==> flow/design.v <==
typedef enum logic [1:0] {
	S_IDLE,
	S_ENABLE_UART_RX,
	S_WAIT_UART_RX,
	S_M1_enable
} top_state_type;
typedef enum logic [4:0] {
	S_M1_IDLE,
	LEAD_IN_0,
	LEAD_IN_1,
	LEAD_IN_2,
	LEAD_IN_3,
	LEAD_IN_4,
	LEAD_IN_5,
	COMM_CASE_1_0,
	COMM_CASE_1_1,
	COMM_CASE_1_2,
	COMM_CASE_1_3,
	COMM_CASE_1_4,
	COMM_CASE_1_5,
	COMM_CASE_2_0,
	COMM_CASE_2_1,
	COMM_CASE_2_2,
	COMM_CASE_2_3,
	COMM_CASE_2_4,
	COMM_CASE_2_5,
	LEAD_OUT_0,
	LEAD_OUT_1,
	LEAD_OUT_2,
	LEAD_OUT_3,
	LEAD_OUT_4,
	LEAD_OUT_5
} M1_state_type;
typedef enum logic [1:0] {
	S_RXC_IDLE,
	S_RXC_SYNC,
	S_RXC_ASSEMBLE_DATA,
	S_RXC_STOP_BIT
} RX_Controller_state_type;
typedef enum logic [2:0] {
	S_US_IDLE,
	S_US_STRIP_FILE_HEADER_1,
	S_US_STRIP_FILE_HEADER_2,
	S_US_START_FIRST_BYTE_RECEIVE,
	S_US_WRITE_FIRST_BYTE,
	S_US_START_SECOND_BYTE_RECEIVE,
	S_US_WRITE_SECOND_BYTE
} UART_SRAM_state_type;
typedef enum logic [3:0] {
	S_VS_WAIT_NEW_PIXEL_ROW,
	S_VS_NEW_PIXEL_ROW_DELAY_1,
	S_VS_NEW_PIXEL_ROW_DELAY_2,
	S_VS_NEW_PIXEL_ROW_DELAY_3,
	S_VS_NEW_PIXEL_ROW_DELAY_4,
	S_VS_NEW_PIXEL_ROW_DELAY_5,
	S_VS_FETCH_PIXEL_DATA_0,
	S_VS_FETCH_PIXEL_DATA_1,
	S_VS_FETCH_PIXEL_DATA_2,
	S_VS_FETCH_PIXEL_DATA_3
} VGA_SRAM_state_type;
`timescale 1ns/100ps
`default_nettype none
module milestone1 (
		input logic clock,                    
		input logic Resetn,
		input logic Enable,
		output	logic [17:0] SRAM_address,
		output 	logic [15:0] SRAM_write_data,
		output	logic SRAM_we_n,
		input		logic [15:0] SRAM_read_data,
		output   logic M1_end
);
logic SRAM_ready;
M1_state_type state;
logic [17:0] U_address; 
logic [17:0] V_address;
logic [17:0] Y_address;
logic [17:0] RGB_address;
logic [63:0] U_values;  
logic [63:0] V_values; 
logic [31:0] Y_values;  
logic [63:0] temp_U;  
logic [63:0] temp_V;  
logic [31:0] temp_prime;  
logic [7:0] Uprime_values;  
logic [7:0] Vprime_values;  
logic [31:0] RGB_values;  
logic [7:0] redo, rede, greeno, greene, blueo, bluee;  
logic [31:0] red_calc, green_calc, blue_calc;  
logic [31:0] Uprime_odd;  
logic [31:0] Vprime_odd;  
logic FC_check;  
logic [7:0] some_counter;  
logic [7:0] pic_end;  
logic [31:0] mult_op1, mult_op2, mult_op3, mult_op4, mult_op5, mult_op6, Mult_result1, Mult_result2, Mult_result3;  
logic [63:0] Mult_result1_long, Mult_result2_long, Mult_result3_long;  
always_ff @(posedge clock or negedge Resetn) begin
	if (~Resetn) begin
		state <= S_M1_IDLE;
		SRAM_address <= 18'h00000;
		SRAM_write_data <= 16'h0000;
		SRAM_we_n <= 1'b1;
		U_address <= 18'd38400; 
		V_address <= 18'd57600;
		Y_address <= 18'h00000;
		RGB_address <= 18'd146944;
		U_values <= 64'b000000;
		V_values <= 64'b000000;
		Y_values <= 32'b00000;
		Uprime_values <= 16'b0000;
		Vprime_values <= 16'b0000;
		Uprime_odd <= 32'b00000;
		Vprime_odd <= 32'b00000;
		RGB_values <= 48'b000000;
		M1_end <= 1'b0;
		some_counter <= 8'b000;
		pic_end <= 8'b000;
		temp_U <= 64'b000000;
		temp_V <= 64'b000000;
		FC_check <= 1'b0;
		end 
		else begin
			case(state)
			S_M1_IDLE: begin
				if (Enable == 1 && pic_end != 240) begin
					U_values <= 64'b000000;
					V_values <= 64'b000000;
					Y_values <= 32'b00000;
					SRAM_we_n <= 1'b1;
					Uprime_values <= 16'b0000;
					Vprime_values <= 16'b0000;
					Uprime_odd <= 32'b00000;
					Vprime_odd <= 32'b00000;
					RGB_values <= 48'b000000;
					some_counter <= 8'h000;
					temp_U <= 64'b000000;
					temp_V <= 64'b000000;
					SRAM_we_n <= 1;
					SRAM_address <= U_address;  
					U_address <= U_address + 1'h1;  
					FC_check <= 1'b0;
					state <= LEAD_IN_0;		
				end
				else  if (pic_end >= 240) begin
					SRAM_we_n <= 1;
					M1_end <= 1'b1;	
				end
			end	
			LEAD_IN_0: begin  
				SRAM_address <= V_address;
				V_address <= V_address + 1'h1;			
				state <= LEAD_IN_1;
			end
			LEAD_IN_1: begin  
				SRAM_address <= Y_address;
				Y_address <= Y_address + 1'h1;		
				state <= LEAD_IN_2;
			end
			LEAD_IN_2: begin  
				SRAM_address <= U_address;
				U_address <= U_address + 1'h1;		
				U_values[63:48] <= SRAM_read_data;  
				state <= LEAD_IN_3;
			end
			LEAD_IN_3: begin  
				SRAM_address <= V_address;
				V_address <= V_address + 1'h1;
				V_values[63:48] <= SRAM_read_data;  
				state <= LEAD_IN_4;
			end
			LEAD_IN_4: begin
				Y_values[31:16] <= SRAM_read_data;  
				state <= LEAD_IN_5;
			end
			LEAD_IN_5:begin  
				U_values[47:32] <= SRAM_read_data;
				state <= COMM_CASE_1_0;			
			end
			COMM_CASE_1_0: begin
				if (FC_check == 0) begin 
					Uprime_values[7:0] <= U_values[63:56];
					Vprime_values[7:0] <= V_values[63:56];
					V_values[47:32] <= SRAM_read_data;
				end else begin
					Uprime_values[7:0] <= U_values[47:40];
					Vprime_values[7:0] <= V_values[47:40];
				end
				Uprime_odd[31:0] <= {{8{temp_prime[31]}},temp_prime[31:8]}; 
				SRAM_we_n <= 1;
				if (some_counter >= 'd156)
					SRAM_address <= U_address;
				else begin
					SRAM_address <= U_address;
					U_address <= U_address + 1'h1;
				end
				state <= COMM_CASE_1_1;
			end
			COMM_CASE_1_1: begin
				Vprime_odd[31:0] <= {{8{temp_prime[31]}},temp_prime[31:8]};
				if (FC_check == 1) begin
					temp_U[63:8] <= U_values[55:0];
					temp_V[63:8] <= V_values[55:0];
				end						
				if (some_counter >= 'd156)
					SRAM_address <= V_address;
				else begin
					SRAM_address <= V_address;
					V_address <= V_address + 1'h1;
				end
				state <= COMM_CASE_1_2;
			end
			COMM_CASE_1_2: begin
				if (FC_check == 1) begin
					U_values[63:0] <= temp_U[63:0];
					V_values[63:0] <= temp_V[63:0];
				end
				RGB_values[31:24] <= rede;  
				RGB_values[23:16] <= bluee;  
				if (some_counter >= 159)
					SRAM_address <= Y_address;
				else begin
					SRAM_address <= Y_address;	
					Y_address <= Y_address + 1'h1;
				end
				state <= COMM_CASE_1_3;				
			end
			COMM_CASE_1_3: begin				
				if (FC_check == 0)
					U_values[31:16] <= SRAM_read_data;
				else
					U_values[23:8] <= SRAM_read_data;
				SRAM_address <= RGB_address;
				RGB_address <= RGB_address + 1'h1;	
				SRAM_we_n <= 0;
				SRAM_write_data <= {{RGB_values[31:24]}, {greene[7:0]}};  
				state <= COMM_CASE_1_4;
			end
			COMM_CASE_1_4: begin
				if (FC_check == 0)
					V_values[31:16] <= SRAM_read_data;
				else
					V_values[23:8] <= SRAM_read_data;
				RGB_values[15:8] <= redo;  
				RGB_values[7:0] <= blueo;  
				SRAM_address <= RGB_address;
				RGB_address <= RGB_address + 1'h1;
				SRAM_write_data <= {{RGB_values[23:16]}, {redo[7:0]}};
				some_counter <= some_counter + 1;
				state <= COMM_CASE_1_5;	
			end
			COMM_CASE_1_5: begin
				Y_values[15:0] <= SRAM_read_data;
				SRAM_write_data <= {{greeno[7:0]}, {RGB_values[7:0]}};
				SRAM_address <= RGB_address;
				RGB_address <= RGB_address + 1'h1;
				if(some_counter == 159)  
					state <= LEAD_OUT_0;	
				else
					state <= COMM_CASE_2_0;
			end
			COMM_CASE_2_0: begin
				if (FC_check == 0) begin
					Uprime_values[7:0] <= U_values[55:48];
					Vprime_values[7:0] <= V_values[55:48];
				end else begin
					Uprime_values[7:0] <= U_values[47:40];
					Vprime_values[7:0] <= V_values[47:40];
				end
				Uprime_odd[31:0] <= {{8{temp_prime[31]}},temp_prime[31:8]};
				SRAM_we_n <= 1;
				SRAM_address <= Y_address;
				Y_address <= Y_address + 1'h1;
				state <= COMM_CASE_2_1;
			end
			COMM_CASE_2_1: begin
				Vprime_odd[31:0] <= {{8{temp_prime[31]}},temp_prime[31:8]}; 
				state <= COMM_CASE_2_2;
			end
			COMM_CASE_2_2: begin
				if (FC_check == 1) begin
					temp_U[63:8] <= U_values[55:0];
					temp_V[63:8] <= V_values[55:0];
				end	
				RGB_values[31:24] <= rede;  
				RGB_values[23:16] <= bluee;  
				state <= COMM_CASE_2_3;
			end
			COMM_CASE_2_3: begin
				if (FC_check == 1) begin
					U_values[63:0] <= temp_U[63:0];
					V_values[63:0] <= temp_V[63:0];
				end	
				Y_values[31:16] <= SRAM_read_data;
				SRAM_address <= RGB_address;
				SRAM_we_n <= 0;
				SRAM_write_data <= {{RGB_values[31:24]}, {greene[7:0]}};  
				RGB_address <= RGB_address + 1'h1;	
				state <= COMM_CASE_2_4;
			end
			COMM_CASE_2_4: begin
				RGB_values[15:8] <= redo;  
				RGB_values[7:0] <= blueo;  
				some_counter <= some_counter + 1;
				SRAM_address <= RGB_address;
				RGB_address <= RGB_address + 1'h1;	
				SRAM_write_data <= {{RGB_values[23:16]}, {redo[7:0]}};
				FC_check <= 1;
				state <= COMM_CASE_2_5;
			end
			COMM_CASE_2_5: begin
				SRAM_address <= RGB_address;
				RGB_address <= RGB_address + 1'h1;	
				SRAM_write_data <= {{greeno[7:0]}, {RGB_values[7:0]}};
				if(some_counter == 159) begin
					state <= LEAD_OUT_0;	
				end
				else
					state <= COMM_CASE_1_0;
			end
			LEAD_OUT_0: begin
				SRAM_we_n <= 1;
				Uprime_values[7:0] <= U_values[47:40];
				Vprime_values[7:0] <= V_values[47:40];		
				Uprime_odd[31:0] <= {{8{temp_prime[31]}},temp_prime[31:8]};
				state <= LEAD_OUT_1;
			end
			LEAD_OUT_1: begin
				Vprime_odd[31:0] <= {{8{temp_prime[31]}},temp_prime[31:8]};
				state <= LEAD_OUT_2;
			end
			LEAD_OUT_2: begin
				RGB_values[31:24] <= rede;  
				RGB_values[23:16] <= bluee;  
				state <= LEAD_OUT_3;
			end
			LEAD_OUT_3: begin
				SRAM_address <= RGB_address;
				SRAM_write_data <= {{RGB_values[31:24]}, {greene[7:0]}};  
				SRAM_we_n <= 0;
				RGB_address <= RGB_address + 1;
				state <= LEAD_OUT_4;
			end
			LEAD_OUT_4: begin
				RGB_values[15:8] <= redo;  
				RGB_values[7:0] <= blueo;  
				FC_check <= 0;
				SRAM_address <= RGB_address;
				SRAM_write_data <= {{RGB_values[23:16]}, {redo[7:0]}};	
				RGB_address <= RGB_address + 1;
				state <= LEAD_OUT_5;
			end
			LEAD_OUT_5: begin
				SRAM_address <= RGB_address;
				SRAM_write_data <= {{greeno[7:0]}, {RGB_values[7:0]}};
				RGB_address <= RGB_address + 1'h1;
				pic_end <= pic_end + 1;
				state <= S_M1_IDLE;
			end
			default: state <= S_M1_IDLE;
			endcase			
end
end
always_comb begin
	mult_op1 = 0;
	mult_op2 = 0;
	mult_op3 = 0;
	mult_op4 = 0;
	mult_op5 = 0;
	mult_op6 = 0;
	case(state)
	COMM_CASE_1_0: begin
	if (FC_check == 0) begin
		mult_op1 = 32'd21;
		mult_op2 = U_values[63:56] + U_values[39:32];
		mult_op3 = -32'd52; 
		mult_op4 = U_values[63:56] + U_values[47:40];
		mult_op5 = 32'd159;
		mult_op6 = U_values[63:56] + U_values[55:48];
	end
	else if (some_counter == 158) begin
		mult_op1 = 32'd21;
		mult_op2 = U_values[63:56] + U_values[39:32];
		mult_op3 = -32'd52; 
		mult_op4 = U_values[55:48] + U_values[39:32];
		mult_op5 = 32'd159;
		mult_op6 = U_values[47:40] + U_values[39:32];
	end
	else begin
		mult_op1 = 32'd21;
		mult_op2 = U_values[63:56] + U_values[23:16];
		mult_op3 = -32'd52; 
		mult_op4 = U_values[55:48] + U_values[31:24];
		mult_op5 = 32'd159;
		mult_op6 = U_values[47:40] + U_values[39:32];
	end
	end
	COMM_CASE_1_1: begin
	if (FC_check == 0) begin
		mult_op1 = 32'd21;
		mult_op2 = V_values[63:56] + V_values[39:32];
		mult_op3 = -32'd52; 
		mult_op4 = V_values[63:56] + V_values[47:40];
		mult_op5 = 32'd159;
		mult_op6 = V_values[63:56] + V_values[55:48];
	end 
	else if (some_counter == 158) begin
		mult_op1 = 32'd21;
		mult_op2 = V_values[63:56] + V_values[39:32];
		mult_op3 = -32'd52; 
		mult_op4 = V_values[55:48] + V_values[39:32];
		mult_op5 = 32'd159;
		mult_op6 = V_values[47:40] + V_values[39:32];
	end
	else begin	
		mult_op1 = 32'd21;
		mult_op2 = V_values[63:56] + V_values[23:16];
		mult_op3 = -32'd52; 
		mult_op4 = V_values[55:48] + V_values[31:24];
		mult_op5 = 32'd159;
		mult_op6 = V_values[47:40] + V_values[39:32];
	end
	end
	COMM_CASE_1_2: begin
		mult_op1 = Y_values[31:24] + (-32'd16);
		mult_op2 = 32'd76284;
		mult_op3 = Vprime_values[7:0] + (-32'd128);
		mult_op4 = 32'd104595;
		mult_op5 = Uprime_values[7:0] + (-32'd128);
		mult_op6 = 32'd132251;
	end
	COMM_CASE_1_3: begin
		mult_op1 = Y_values[31:24] + (-32'd16);
		mult_op2 = 32'd76284;
		mult_op3 = Vprime_values[7:0] + (-32'd128);
		mult_op4 = -32'd53281;
		mult_op5 = Uprime_values[7:0] + (-32'd128);
		mult_op6 = -32'd25624;
	end
	COMM_CASE_1_4: begin
		mult_op1 = Y_values[23:16] + (-32'd16);
		mult_op2 = 32'd76284;
		mult_op3 = Vprime_odd[31:0] + (-32'd128);
		mult_op4 = 32'd104595;
		mult_op5 = Uprime_odd[31:0] + (-32'd128);
		mult_op6 = 32'd132251;
	end
	COMM_CASE_1_5: begin
		mult_op1 = Y_values[23:16] + (-32'd16);
		mult_op2 = 32'd76284;
		mult_op3 = Vprime_odd[31:0] + (-32'd128);
		mult_op4 = -32'd53281;
		mult_op5 = Uprime_odd[31:0] + (-32'd128);
		mult_op6 = -32'd25624;
	end
	COMM_CASE_2_0: begin
	if (FC_check == 0) begin
		mult_op1 = 32'd21;
		mult_op2 = U_values[63:56] + U_values[31:24];
		mult_op3 = -32'd52; 
		mult_op4 = U_values[63:56] + U_values[39:32];
		mult_op5 = 32'd159;
		mult_op6 = U_values[55:48] + U_values[47:40];
	end 
	else if (some_counter == 157) begin
		mult_op1 = 32'd21;
		mult_op2 = U_values[63:56] + U_values[31:24];
		mult_op3 = -32'd52; 
		mult_op4 = U_values[55:48] + U_values[31:24];
		mult_op5 = 32'd159;
		mult_op6 = U_values[47:40] + U_values[39:32];
	end else begin	
		mult_op1 = 32'd21;
		mult_op2 = U_values[63:56] + U_values[23:16];
		mult_op3 = -32'd52; 
		mult_op4 = U_values[55:48] + U_values[31:24];
		mult_op5 = 32'd159;
		mult_op6 = U_values[47:40] + U_values[39:32];
	end
	end
	COMM_CASE_2_1: begin
	if (FC_check == 0) begin
		mult_op1 = 32'd21;
		mult_op2 = V_values[63:56] + V_values[31:24];
		mult_op3 = -32'd52; 
		mult_op4 = V_values[63:56] + V_values[39:32];
		mult_op5 = 32'd159;
		mult_op6 = V_values[55:48] + V_values[47:40];
	end else if (some_counter == 157) begin
		mult_op1 = 32'd21;
		mult_op2 = V_values[63:56] + V_values[31:24];
		mult_op3 = -32'd52; 
		mult_op4 = V_values[55:48] + V_values[31:24];
		mult_op5 = 32'd159;
		mult_op6 = V_values[47:40] + V_values[39:32];
	end else begin	
		mult_op1 = 32'd21;
		mult_op2 = V_values[63:56] + V_values[23:16];
		mult_op3 = -32'd52; 
		mult_op4 = V_values[55:48] + V_values[31:24];
		mult_op5 = 32'd159;
		mult_op6 = V_values[47:40] + V_values[39:32];
	end
	end
	COMM_CASE_2_2: begin
		mult_op1 = Y_values[15:8] + (-32'd16);
		mult_op2 = 32'd76284;
		mult_op3 = Vprime_values[7:0] + (-32'd128);
		mult_op4 = 32'd104595;
		mult_op5 = Uprime_values[7:0] + (-32'd128);
		mult_op6 = 32'd132251;
	end
	COMM_CASE_2_3: begin
		mult_op1 = Y_values[15:8] + (-32'd16);
		mult_op2 = 32'd76284;
		mult_op3 = Vprime_values[7:0] + (-32'd128);
		mult_op4 = -32'd53281;
		mult_op5 = Uprime_values[7:0] + (-32'd128);
		mult_op6 = -32'd25624;
	end
	COMM_CASE_2_4: begin
		mult_op1 = Y_values[7:0] + (-32'd16);
		mult_op2 = 32'd76284;
		mult_op3 = Vprime_odd[31:0] + (-32'd128);
		mult_op4 = 32'd104595;
		mult_op5 = Uprime_odd[31:0] + (-32'd128);
		mult_op6 = 32'd132251;
	end
	COMM_CASE_2_5: begin
		mult_op1 = Y_values[7:0] + (-32'd16);
		mult_op2 = 32'd76284;
		mult_op3 = Vprime_odd[31:0] + (-32'd128);
		mult_op4 = -32'd53281;
		mult_op5 = Uprime_odd[31:0] + (-32'd128);
		mult_op6 = -32'd25624;
	end
	LEAD_OUT_0: begin
		mult_op1 = 32'd21;
		mult_op2 = U_values[63:56] + U_values[47:40];
		mult_op3 = -32'd52; 
		mult_op4 = U_values[55:48] + U_values[47:40];
		mult_op5 = 32'd159;
		mult_op6 = U_values[47:40] + U_values[47:40];
	end
	LEAD_OUT_1: begin
		mult_op1 = 32'd21;
		mult_op2 = V_values[63:56] + V_values[47:40];
		mult_op3 = -32'd52; 
		mult_op4 = V_values[55:48] + V_values[47:40];
		mult_op5 = 32'd159;
		mult_op6 = V_values[47:40] + V_values[47:40];
	end
	LEAD_OUT_2: begin
		mult_op1 = Y_values[15:8] + (-32'd16);
		mult_op2 = 32'd76284;
		mult_op3 = Vprime_values[7:0] + (-32'd128);
		mult_op4 = 32'd104595;
		mult_op5 = Uprime_values[7:0] + (-32'd128);
		mult_op6 = 32'd132251;
	end
	LEAD_OUT_3: begin
		mult_op1 = Y_values[15:8] + (-32'd16);
		mult_op2 = 32'd76284;
		mult_op3 = Vprime_values[7:0] + (-32'd128);
		mult_op4 = -32'd53281;
		mult_op5 = Uprime_values[7:0] + (-32'd128);
		mult_op6 = -32'd25624;
	end
	LEAD_OUT_4: begin
		mult_op1 = Y_values[7:0] + (-32'd16);
		mult_op2 = 32'd76284;
		mult_op3 = Vprime_odd[31:0] + (-32'd128);
		mult_op4 = 32'd104595;
		mult_op5 = Uprime_odd[31:0] + (-32'd128);
		mult_op6 = 32'd132251;
	end
	LEAD_OUT_5: begin
		mult_op1 = Y_values[7:0] + (-32'd16);
		mult_op2 = 32'd76284;
		mult_op3 = Vprime_odd[31:0] + (-32'd128);
		mult_op4 = -32'd53281;
		mult_op5 = Uprime_odd[31:0] + (-32'd128);
		mult_op6 = -32'd25624;
	end
	endcase
end
assign Mult_result1_long = mult_op1* mult_op2;
assign Mult_result2_long = mult_op3* mult_op4;
assign Mult_result3_long = mult_op5* mult_op6;
assign Mult_result1 = Mult_result1_long[31:0];
assign Mult_result2 = Mult_result2_long[31:0];
assign Mult_result3 = Mult_result3_long[31:0];
assign temp_prime[31:0] = Mult_result1 + Mult_result2 + Mult_result3 + 32'd128;
always_comb begin
	red_calc = Mult_result1 + Mult_result2;
	green_calc = Mult_result1 + Mult_result2 + Mult_result3;
	blue_calc = Mult_result1 + Mult_result3;
	if(red_calc[31] == 1) begin
		redo = 8'd0;
		rede = 8'd0;
	end else 
	if(red_calc[30:24] > 0) begin
			redo = 8'd255;
			rede = 8'd255;
	end else begin
		redo = red_calc[23:16];
		rede = red_calc[23:16];
	end
	if(green_calc[31] == 1) begin
		greeno = 8'd0;
		greene = 8'd0;
	end else 
	if(green_calc[30:24] > 0) begin
			greeno = 8'd255;
			greene = 8'd255;
	end else begin
		greeno = green_calc[23:16];
		greene = green_calc[23:16];
	end
	if(blue_calc[31] == 1) begin
		blueo = 8'd0;
		bluee = 8'd0;
	end else 
	if(blue_calc[30:24] > 0) begin
			blueo = 8'd255;
			bluee = 8'd255;
	end else begin
		blueo = blue_calc[23:16];
		bluee = blue_calc[23:16];
	end
end
endmodule
# From RTL to reports: milestone1
# Each step is given for the RTL above and for the edited RTL.
# "orig" refers to lines of the RTL above, "edited" to lines of the edited file.
# "delta": "edited" minus "orig" as printed here. "rel_change_pct": 100 x difference / "orig".
# Operators: Yosys type, input widths -> output width; for muxes data width and select width s.
# Library cell names are shortened.
# A cell with -- has no value.
[setup]
design = "milestone1"
clock = "clock"
library = "sky130hd"
corner = "tt_025C_1v80"

# The edit
# Unified diff, file above to edited file.
# The edit is scripted: it alters the design's behaviour and was not made to optimise anything.
# begin of diff
@@ -559,5 +559,5 @@
 	end
 	LEAD_OUT_3: begin
-		mult_op1 = Y_values[15:8] + (-32'd16);
+		mult_op1 = Y_values[15:8] - (-32'd16);
 		mult_op2 = 32'd76284;
 		mult_op3 = Vprime_values[7:0] + (-32'd128);
# end of diff

# Word-level counts
# Source: Yosys, flattened and elaborated, memories not mapped. Widths are those after wreduce. Registers that Yosys merges into a memory's read port (data or address) are not register bits. Print and check cells do not count.
[op_classes]
columns = ["item", "orig", "edited", "delta", "rel_change_pct"]
rows = [
  ["mul", 3, 3, 0, 0.00],
  ["div_mod_pow", 0, 0, 0, "--"],
  ["muxes", 98, 98, 0, 0.00],
  ["n_shift", 0, 0, 0, "--"],
  ["compare", 6, 6, 0, 0.00],
  ["reduce_logical", 81, 81, 0, 0.00],
  ["bitwise", 1, 1, 0, 0.00],
  ["n_eq", 40, 40, 0, 0.00],
  ["n_addsub", 39, 40, 1, 2.56],
]
[op_table]
columns = ["cell", "orig", "edited", "delta", "rel_change_pct"]
rows = [
  ["$reduce_or 3->1", 8, 9, 1, 12.50],
  ["$reduce_or 4->1", 2, 1, -1, -50.00],
  ["$pmux 32 s5", 1, 0, -1, -100.00],
  ["$pmux 32 s6", 0, 1, 1, "--"],
  ["$sub 8x32->32 const B", 0, 1, 1, "--"],
]
# Unchanged operator kinds not shown: 58.
[word_totals]
columns = ["item", "orig", "edited", "delta", "rel_change_pct"]
rows = [
  ["input_bits", 19, 19, 0, 0.00],
  ["clocked_rd_ports_x_width", 0, 0, 0, "--"],
  ["n_memories", 0, 0, 0, "--"],
  ["wordCells", 301, 302, 1, 0.33],
  ["out_inout_bits", 36, 36, 0, 0.00],
  ["romBits", 0, 0, 0, "--"],
  ["ff_bits", 498, 498, 0, 0.00],
  ["ram_bits", 0, 0, 0, "--"],
  ["latch_bits", 0, 0, 0, "--"],
]

# Logic depth
# Depth = most cells in a row (Yosys ltp): at word level without a register or memory, in the mapped netlist without a sequential cell, where the memories' decode and read muxes count.
[depth]
columns = ["item", "orig", "edited", "delta", "rel_change_pct"]
rows = [
  ["word_depth", 11, 11, 0, 0.00],
  ["ABC_AREA", "0", "0", "--", "--"],
  ["depth_mapped", 69, 73, 4, 5.80],
  ["mapped_depth_nobuf", 67, 71, 4, 5.97],
]

# After synthesis
# The flow's flattened synthesis, as Yosys stat reports it; memories are mapped. The netlist is that of the ABC_AREA named above (0 if unset); the other value can give another one.
[types]
columns = ["type", "orig", "edited", "delta", "rel_change_pct"]
rows = [
  ["o21ai_0", 323, 374, 51, 15.79],
  ["nor3_1", 53, 85, 32, 60.38],
  ["nand3_1", 79, 110, 31, 39.24],
  ["nand2_1", 856, 885, 29, 3.39],
  ["nand2b_1", 56, 31, -25, -44.64],
  ["nor4_1", 16, 41, 25, 156.25],
  ["mux2i_1", 20, 44, 24, 120.00],
  ["nor2_1", 492, 469, -23, -4.67],
  ["and4b_1", 24, 2, -22, -91.67],
  ["xnor2_1", 272, 251, -21, -7.72],
  ["or2_2", 18, 39, 21, 116.67],
  ["and2_1", 39, 58, 19, 48.72],
  ["a211oi_1", 33, 50, 17, 51.52],
  ["a22o_1", 90, 74, -16, -17.78],
  ["or3_1", 14, 29, 15, 107.14],
  ["inv_1", 1239, 1253, 14, 1.13],
  ["a21o_1", 86, 98, 12, 13.95],
  ["and3_1", 33, 45, 12, 36.36],
]
# Unchanged cell types not shown: 13.
# The list need not be complete.
[mapped]
columns = ["item", "orig", "edited", "delta", "rel_change_pct"]
rows = [
  ["stdcells", 7261, 7500, 239, 3.29],
  ["ff_cells", 478, 478, 0, 0.00],
  ["sequential_area_um2", 11981.5, 11981.5, 0.0, 0.00],
  ["synth_area_um2", 65836.9, 67146.9, 1310.0, 1.99],
]

# Worst setup path after synthesis
# OpenSTA on the mapped netlist: ideal clock, no wires. The path of least setup slack (recovery checks aside). Input and output delay are each 20% of the period. Register names are those of the netlist, which keeps one name where synthesis merged equal registers.
[synth_path]
columns = ["item", "orig", "edited", "delta", "rel_change_pct"]
rows = [
  ["path_type", "reg2reg", "reg2reg", "--", "--"],
  ["startpoint", "register state", "register state", "--", "--"],
  ["endpoint", "register SRAM_write_data[13]", "register SRAM_write_data[0]", "--", "--"],
  ["driving_pins", 64, 64, 0, 0.00],
  ["t_arrival_ns", 15.467, 15.855, 0.388, 2.51],
  ["setup_time_ns", 0.129, 0.126, -0.003, "--"],
  ["required_time_ns", 19.871, 19.874, 0.003, 0.02],
  ["launch_ns", 0.000, 0.000, 0.000, "--"],
  ["clock_period_ns", 20.0, 20.0, 0.0, 0.00],
  ["setup_slack_ns", 4.404, 4.019, -0.385, "--"],
  ["path_delay_ns", 15.596, 15.981, 0.385, 2.47],
  ["period_less_setup_slack_ns", 15.596, 15.981, 0.385, 2.47],
]
# "path_delay_ns" = arrival - input delay + setup time.
# "driving_pins" counts driving pins, that of a launching flip-flop among them; a cell with two outputs on the path counts twice.
# "period_less_setup_slack_ns" = period - worst setup slack (recovery checks aside). The figure is calculated, with input and output delays left at 20% of the set period.
# Where an end lacks its bit number, it is one bit of the signal, or one of the new flip-flops if synthesis recoded a state register.
# The rows between start and end are the longest chain of elaborated cells between them; the timing report does not say that the signal goes this way. Where chains are equally long, one stands for them.
# Each line given opens the expression or statement behind the cell; cells for indexed reads and writes are added by Yosys, which also makes memories of some case tables.
# A register here has more assigning lines than the two given.
[synth_between_orig]
cell_sequence = "dfrtp_1 nor4_4 nand2_2 buf_2 buf_1 clkbuf_1 o21ai_0 o31ai_1 and3_1 ha_1 nand2b_1 clkbuf_1 inv_1 fa_1 inv_1 fa_1 inv_1 ha_1 (+28 left out) a21oi_1 o21ai_1 o31ai_1 xnor2_1 ha_1 clkbuf_1 a21o_1 a21o_1 a21oi_1 a21boi_2 a21oi_1 xnor2_2 or4b_1 or4b_1 clkbuf_1 buf_2 o211ai_1 a31oi_1"
elab_chain_len = 10
[synth_rtl_orig]
columns = ["item", "line", "text"]
rows = [
  ["start, declared", 74, "M1_state_type state;"],
  ["start, assigned", 99, "state <= S_M1_IDLE;"],
  ["start, assigned", 142, "state <= LEAD_IN_0;"],
  ["$eq 5x5->1", 370, "case(state)"],
  ["$reduce_or 4->1", "--", ""],
  ["$pmux 32 s5", 370, ""],
  ["$mul 32x32->32", 586, "assign Mult_result1_long = mult_op1* mult_op2;"],
  ["$add 32x32->32 (2 in a row)", 595, "green_calc = Mult_result1 + Mult_result2 + Mult_result3;"],
  ["$gt 7x1->1", 612, "if(green_calc[30:24] > 0) begin"],
  ["$mux 8", 612, ""],
  ["$mux 8", 608, "if(green_calc[31] == 1) begin"],
  ["$pmux 16 s3", 123, "case(state)"],
  ["end, assigned", 235, "SRAM_write_data <= {{RGB_values[31:24]}, {greene[7:0]}};"],
  ["end, assigned", 247, "SRAM_write_data <= {{RGB_values[23:16]}, {redo[7:0]}};"],
  ["end, declared", 68, "output logic [15:0] SRAM_write_data,"],
]
[synth_between_edited]
cell_sequence = "dfrtp_1 buf_6 nor4_1 nand2_1 buf_4 clkbuf_1 clkbuf_1 nor2_1 a21boi_0 ha_1 buf_1 nand4_1 clkbuf_1 inv_1 fa_1 inv_1 fa_1 inv_1 (+28 left out) and2_1 or2_2 a221oi_1 o21a_1 a21oi_1 o311ai_0 ha_1 a21oi_1 nand2_1 and2_1 and3_1 o211ai_1 a31oi_1 a21oi_1 o21bai_1 xnor3_2 and3_1 o32a_1"
elab_chain_len = 10
[synth_rtl_edited]
columns = ["item", "line", "text"]
rows = [
  ["start, declared", 74, "M1_state_type state;"],
  ["start, assigned", 99, "state <= S_M1_IDLE;"],
  ["start, assigned", 142, "state <= LEAD_IN_0;"],
  ["$eq 5x5->1", 370, "case(state)"],
  ["$reduce_or 4->1", "--", ""],
  ["$pmux 32 s6", 370, ""],
  ["$mul 32x32->32", 586, "assign Mult_result1_long = mult_op1* mult_op2;"],
  ["$add 32x32->32 (2 in a row)", 595, "green_calc = Mult_result1 + Mult_result2 + Mult_result3;"],
  ["$gt 7x1->1", 612, "if(green_calc[30:24] > 0) begin"],
  ["$mux 8", 612, ""],
  ["$mux 8", 608, "if(green_calc[31] == 1) begin"],
  ["$pmux 16 s3", 123, "case(state)"],
  ["end, assigned", 235, "SRAM_write_data <= {{RGB_values[31:24]}, {greene[7:0]}};"],
  ["end, assigned", 247, "SRAM_write_data <= {{RGB_values[23:16]}, {redo[7:0]}};"],
  ["end, declared", 68, "output logic [15:0] SRAM_write_data,"],
]

# Timing after layout
# Path of least setup slack in the final report of the runs of pair 1 (OpenROAD, finished layout, wires in). Where an end is a register, its clock arrival counts in the times.
[layout_path]
columns = ["item", "orig", "edited", "delta", "rel_change_pct"]
rows = [
  ["path_type", "reg2reg", "reg2reg", "--", "--"],
  ["startpoint", "register state", "register V_values[57]", "--", "--"],
  ["endpoint", "register SRAM_write_data[0]", "register SRAM_write_data[0]", "--", "--"],
  ["driving_pins", 55, 65, 10, 18.18],
  ["setup_slack_ns", 0.82, 0.91, 0.09, "--"],
  ["launch_ns", 0.64, 0.66, 0.02, 3.12],
  ["setup_time_ns", 0.12, 0.11, -0.01, "--"],
  ["required_time_ns", 18.82, 18.83, 0.01, 0.05],
  ["clock_period_ns", 18.3, 18.3, 0.0, 0.00],
  ["t_arrival_ns", 18.00, 17.93, -0.07, -0.39],
]
# Where an end lacks its bit number, it is one bit of the signal, or one of the new flip-flops if synthesis recoded a state register.
# The rows between start and end are the longest chain of elaborated cells between them; the timing report does not say that the signal goes this way. Where chains are equally long, one stands for them.
# A register here has more assigning lines than the two given.
[layout_between_orig]
cell_sequence = "dfrtp_1 or4_1 a222oi_1 o21ai_0 o31ai_1 and3_1 ha_1 and2_1 inv_1 fa_1 fa_1 inv_1 ha_1 fa_1 fa_1 inv_1 fa_1 inv_1 (+19 left out) fa_1 inv_1 ha_1 a211oi_1 o21ai_0 o21ai_0 xnor2_1 ha_1 and2_1 nand2_1 o31ai_2 a21boi_2 a21oi_1 xnor2_2 or4b_1 or4b_1 o211ai_1 a31oi_1"
[layout_rtl_orig]
columns = ["item", "line", "text"]
rows = [
  ["start, declared", 74, "M1_state_type state;"],
  ["start, assigned", 99, "state <= S_M1_IDLE;"],
  ["start, assigned", 142, "state <= LEAD_IN_0;"],
  ["end, assigned", 235, "SRAM_write_data <= {{RGB_values[31:24]}, {greene[7:0]}};"],
  ["end, assigned", 247, "SRAM_write_data <= {{RGB_values[23:16]}, {redo[7:0]}};"],
  ["end, declared", 68, "output logic [15:0] SRAM_write_data,"],
]
# orig: No chain of elaborated cells between the ends is given.
[layout_between_edited]
cell_sequence = "dfrtp_1 inv_1 fa_1 inv_1 a21oi_1 o21bai_1 a21oi_1 o21bai_1 xnor2_1 o21ai_0 a221oi_1 and3_1 nor2_1 fa_1 fa_1 ha_1 fa_1 inv_1 (+29 left out) a21boi_0 o21ai_0 nand2_1 xor2_1 ha_1 a21o_1 a21o_1 a21oi_1 nand2_1 and2_1 and3_1 o211ai_1 a31oi_1 a21oi_1 o21bai_1 xnor3_2 and3_1 o32a_1"
elab_chain_len = 11
[layout_rtl_edited]
columns = ["item", "line", "text"]
rows = [
  ["start, declared", 80, "logic [63:0] V_values;"],
  ["start, assigned", 168, "V_values[63:48] <= SRAM_read_data;"],
  ["start, assigned", 215, "V_values[63:0] <= temp_V[63:0];"],
  ["$add 8x8->9", 497, "mult_op2 = V_values[63:56] + V_values[23:16];"],
  ["$mux 9", 488, "end else if (some_counter == 157) begin"],
  ["$mux 9", 481, "if (FC_check == 0) begin"],
  ["$pmux 17 s7", 370, "case(state)"],
  ["$mul 32x32->32", 586, "assign Mult_result1_long = mult_op1* mult_op2;"],
  ["$add 32x32->32 (2 in a row)", 595, "green_calc = Mult_result1 + Mult_result2 + Mult_result3;"],
  ["$gt 7x1->1", 612, "if(green_calc[30:24] > 0) begin"],
  ["$mux 8", 612, ""],
  ["$mux 8", 608, "if(green_calc[31] == 1) begin"],
  ["$pmux 16 s3", 123, "case(state)"],
  ["end, assigned", 235, "SRAM_write_data <= {{RGB_values[31:24]}, {greene[7:0]}};"],
  ["end, assigned", 247, "SRAM_write_data <= {{RGB_values[23:16]}, {redo[7:0]}};"],
  ["end, declared", 68, "output logic [15:0] SRAM_write_data,"],
]

# Measured runs
# Both versions went through the flow (Yosys, OpenROAD) with the same settings in each pair. Constraints: input delay and output delay 20% of the set period each, output load 0.01 pF.
[flow_settings_pair_1]
CORE_UTILIZATION = 40
period_ns = 18.3
CAP_MARGIN = 20
CORE_MARGIN = 2
SLEW_MARGIN = 20
[measured_pair_1]
columns = ["item", "orig", "edited", "delta", "rel_change_pct"]
rows = [
  ["total_negative_slack_ns", 0.000, 0.000, 0.000, "--"],
  ["die_um2", 167854.0, 171160.0, 3306.0, 1.97],
  ["worst_setup_slack_ns", 0.817, 0.906, 0.089, "--"],
  ["synth_area_um2", 65836.9, 67146.9, 1310.0, 1.99],
  ["finish.utilization_frac", 0.434, 0.434, 0.000, "--"],
  ["achieved_clock_period_ns", 17.483, 17.394, -0.089, -0.51],
  ["final_cell_area_um2", 70868.0, 72439.5, 1571.5, 2.22],
  ["fin_hold_ws_ns", 0.372, 0.367, -0.005, "--"],
  ["design_power_uw", 2241, 2225, -16, -0.71],
]
[flow_settings_pair_2]
CAP_MARGIN = 35
CORE_MARGIN = 9
CORE_UTILIZATION = 27
GPL_TIMING_DRIVEN = 0
MIN_ROUTING_LAYER = "met1"
PLACE_DENSITY_LB_ADDON = 0.25
period_ns = 21.9
SLEW_MARGIN = 20
[measured_pair_2]
columns = ["item", "orig", "edited", "delta", "rel_change_pct"]
rows = [
  ["total_negative_slack_ns", 0.000, 0.000, 0.000, "--"],
  ["die_um2", 261939.0, 266969.0, 5030.0, 1.92],
  ["worst_setup_slack_ns", 1.931, 1.433, -0.498, "--"],
  ["synth_area_um2", 65836.9, 67146.9, 1310.0, 1.99],
  ["finish.utilization_frac", 0.301, 0.303, 0.002, "--"],
  ["achieved_clock_period_ns", 19.969, 20.467, 0.498, 2.49],
  ["final_cell_area_um2", 72794.8, 74690.4, 1895.6, 2.60],
  ["fin_hold_ws_ns", 0.358, 0.368, 0.010, "--"],
  ["design_power_uw", 1820, 1887, 67, 3.68],
]
# "achieved_clock_period_ns" is the run's clock period less its worst setup slack. It is reckoned from that one timing run; input and output delays stay at 20% of the period that was set.
# "design_power_uw" is the tool's figure for a default switching activity; nothing was simulated.
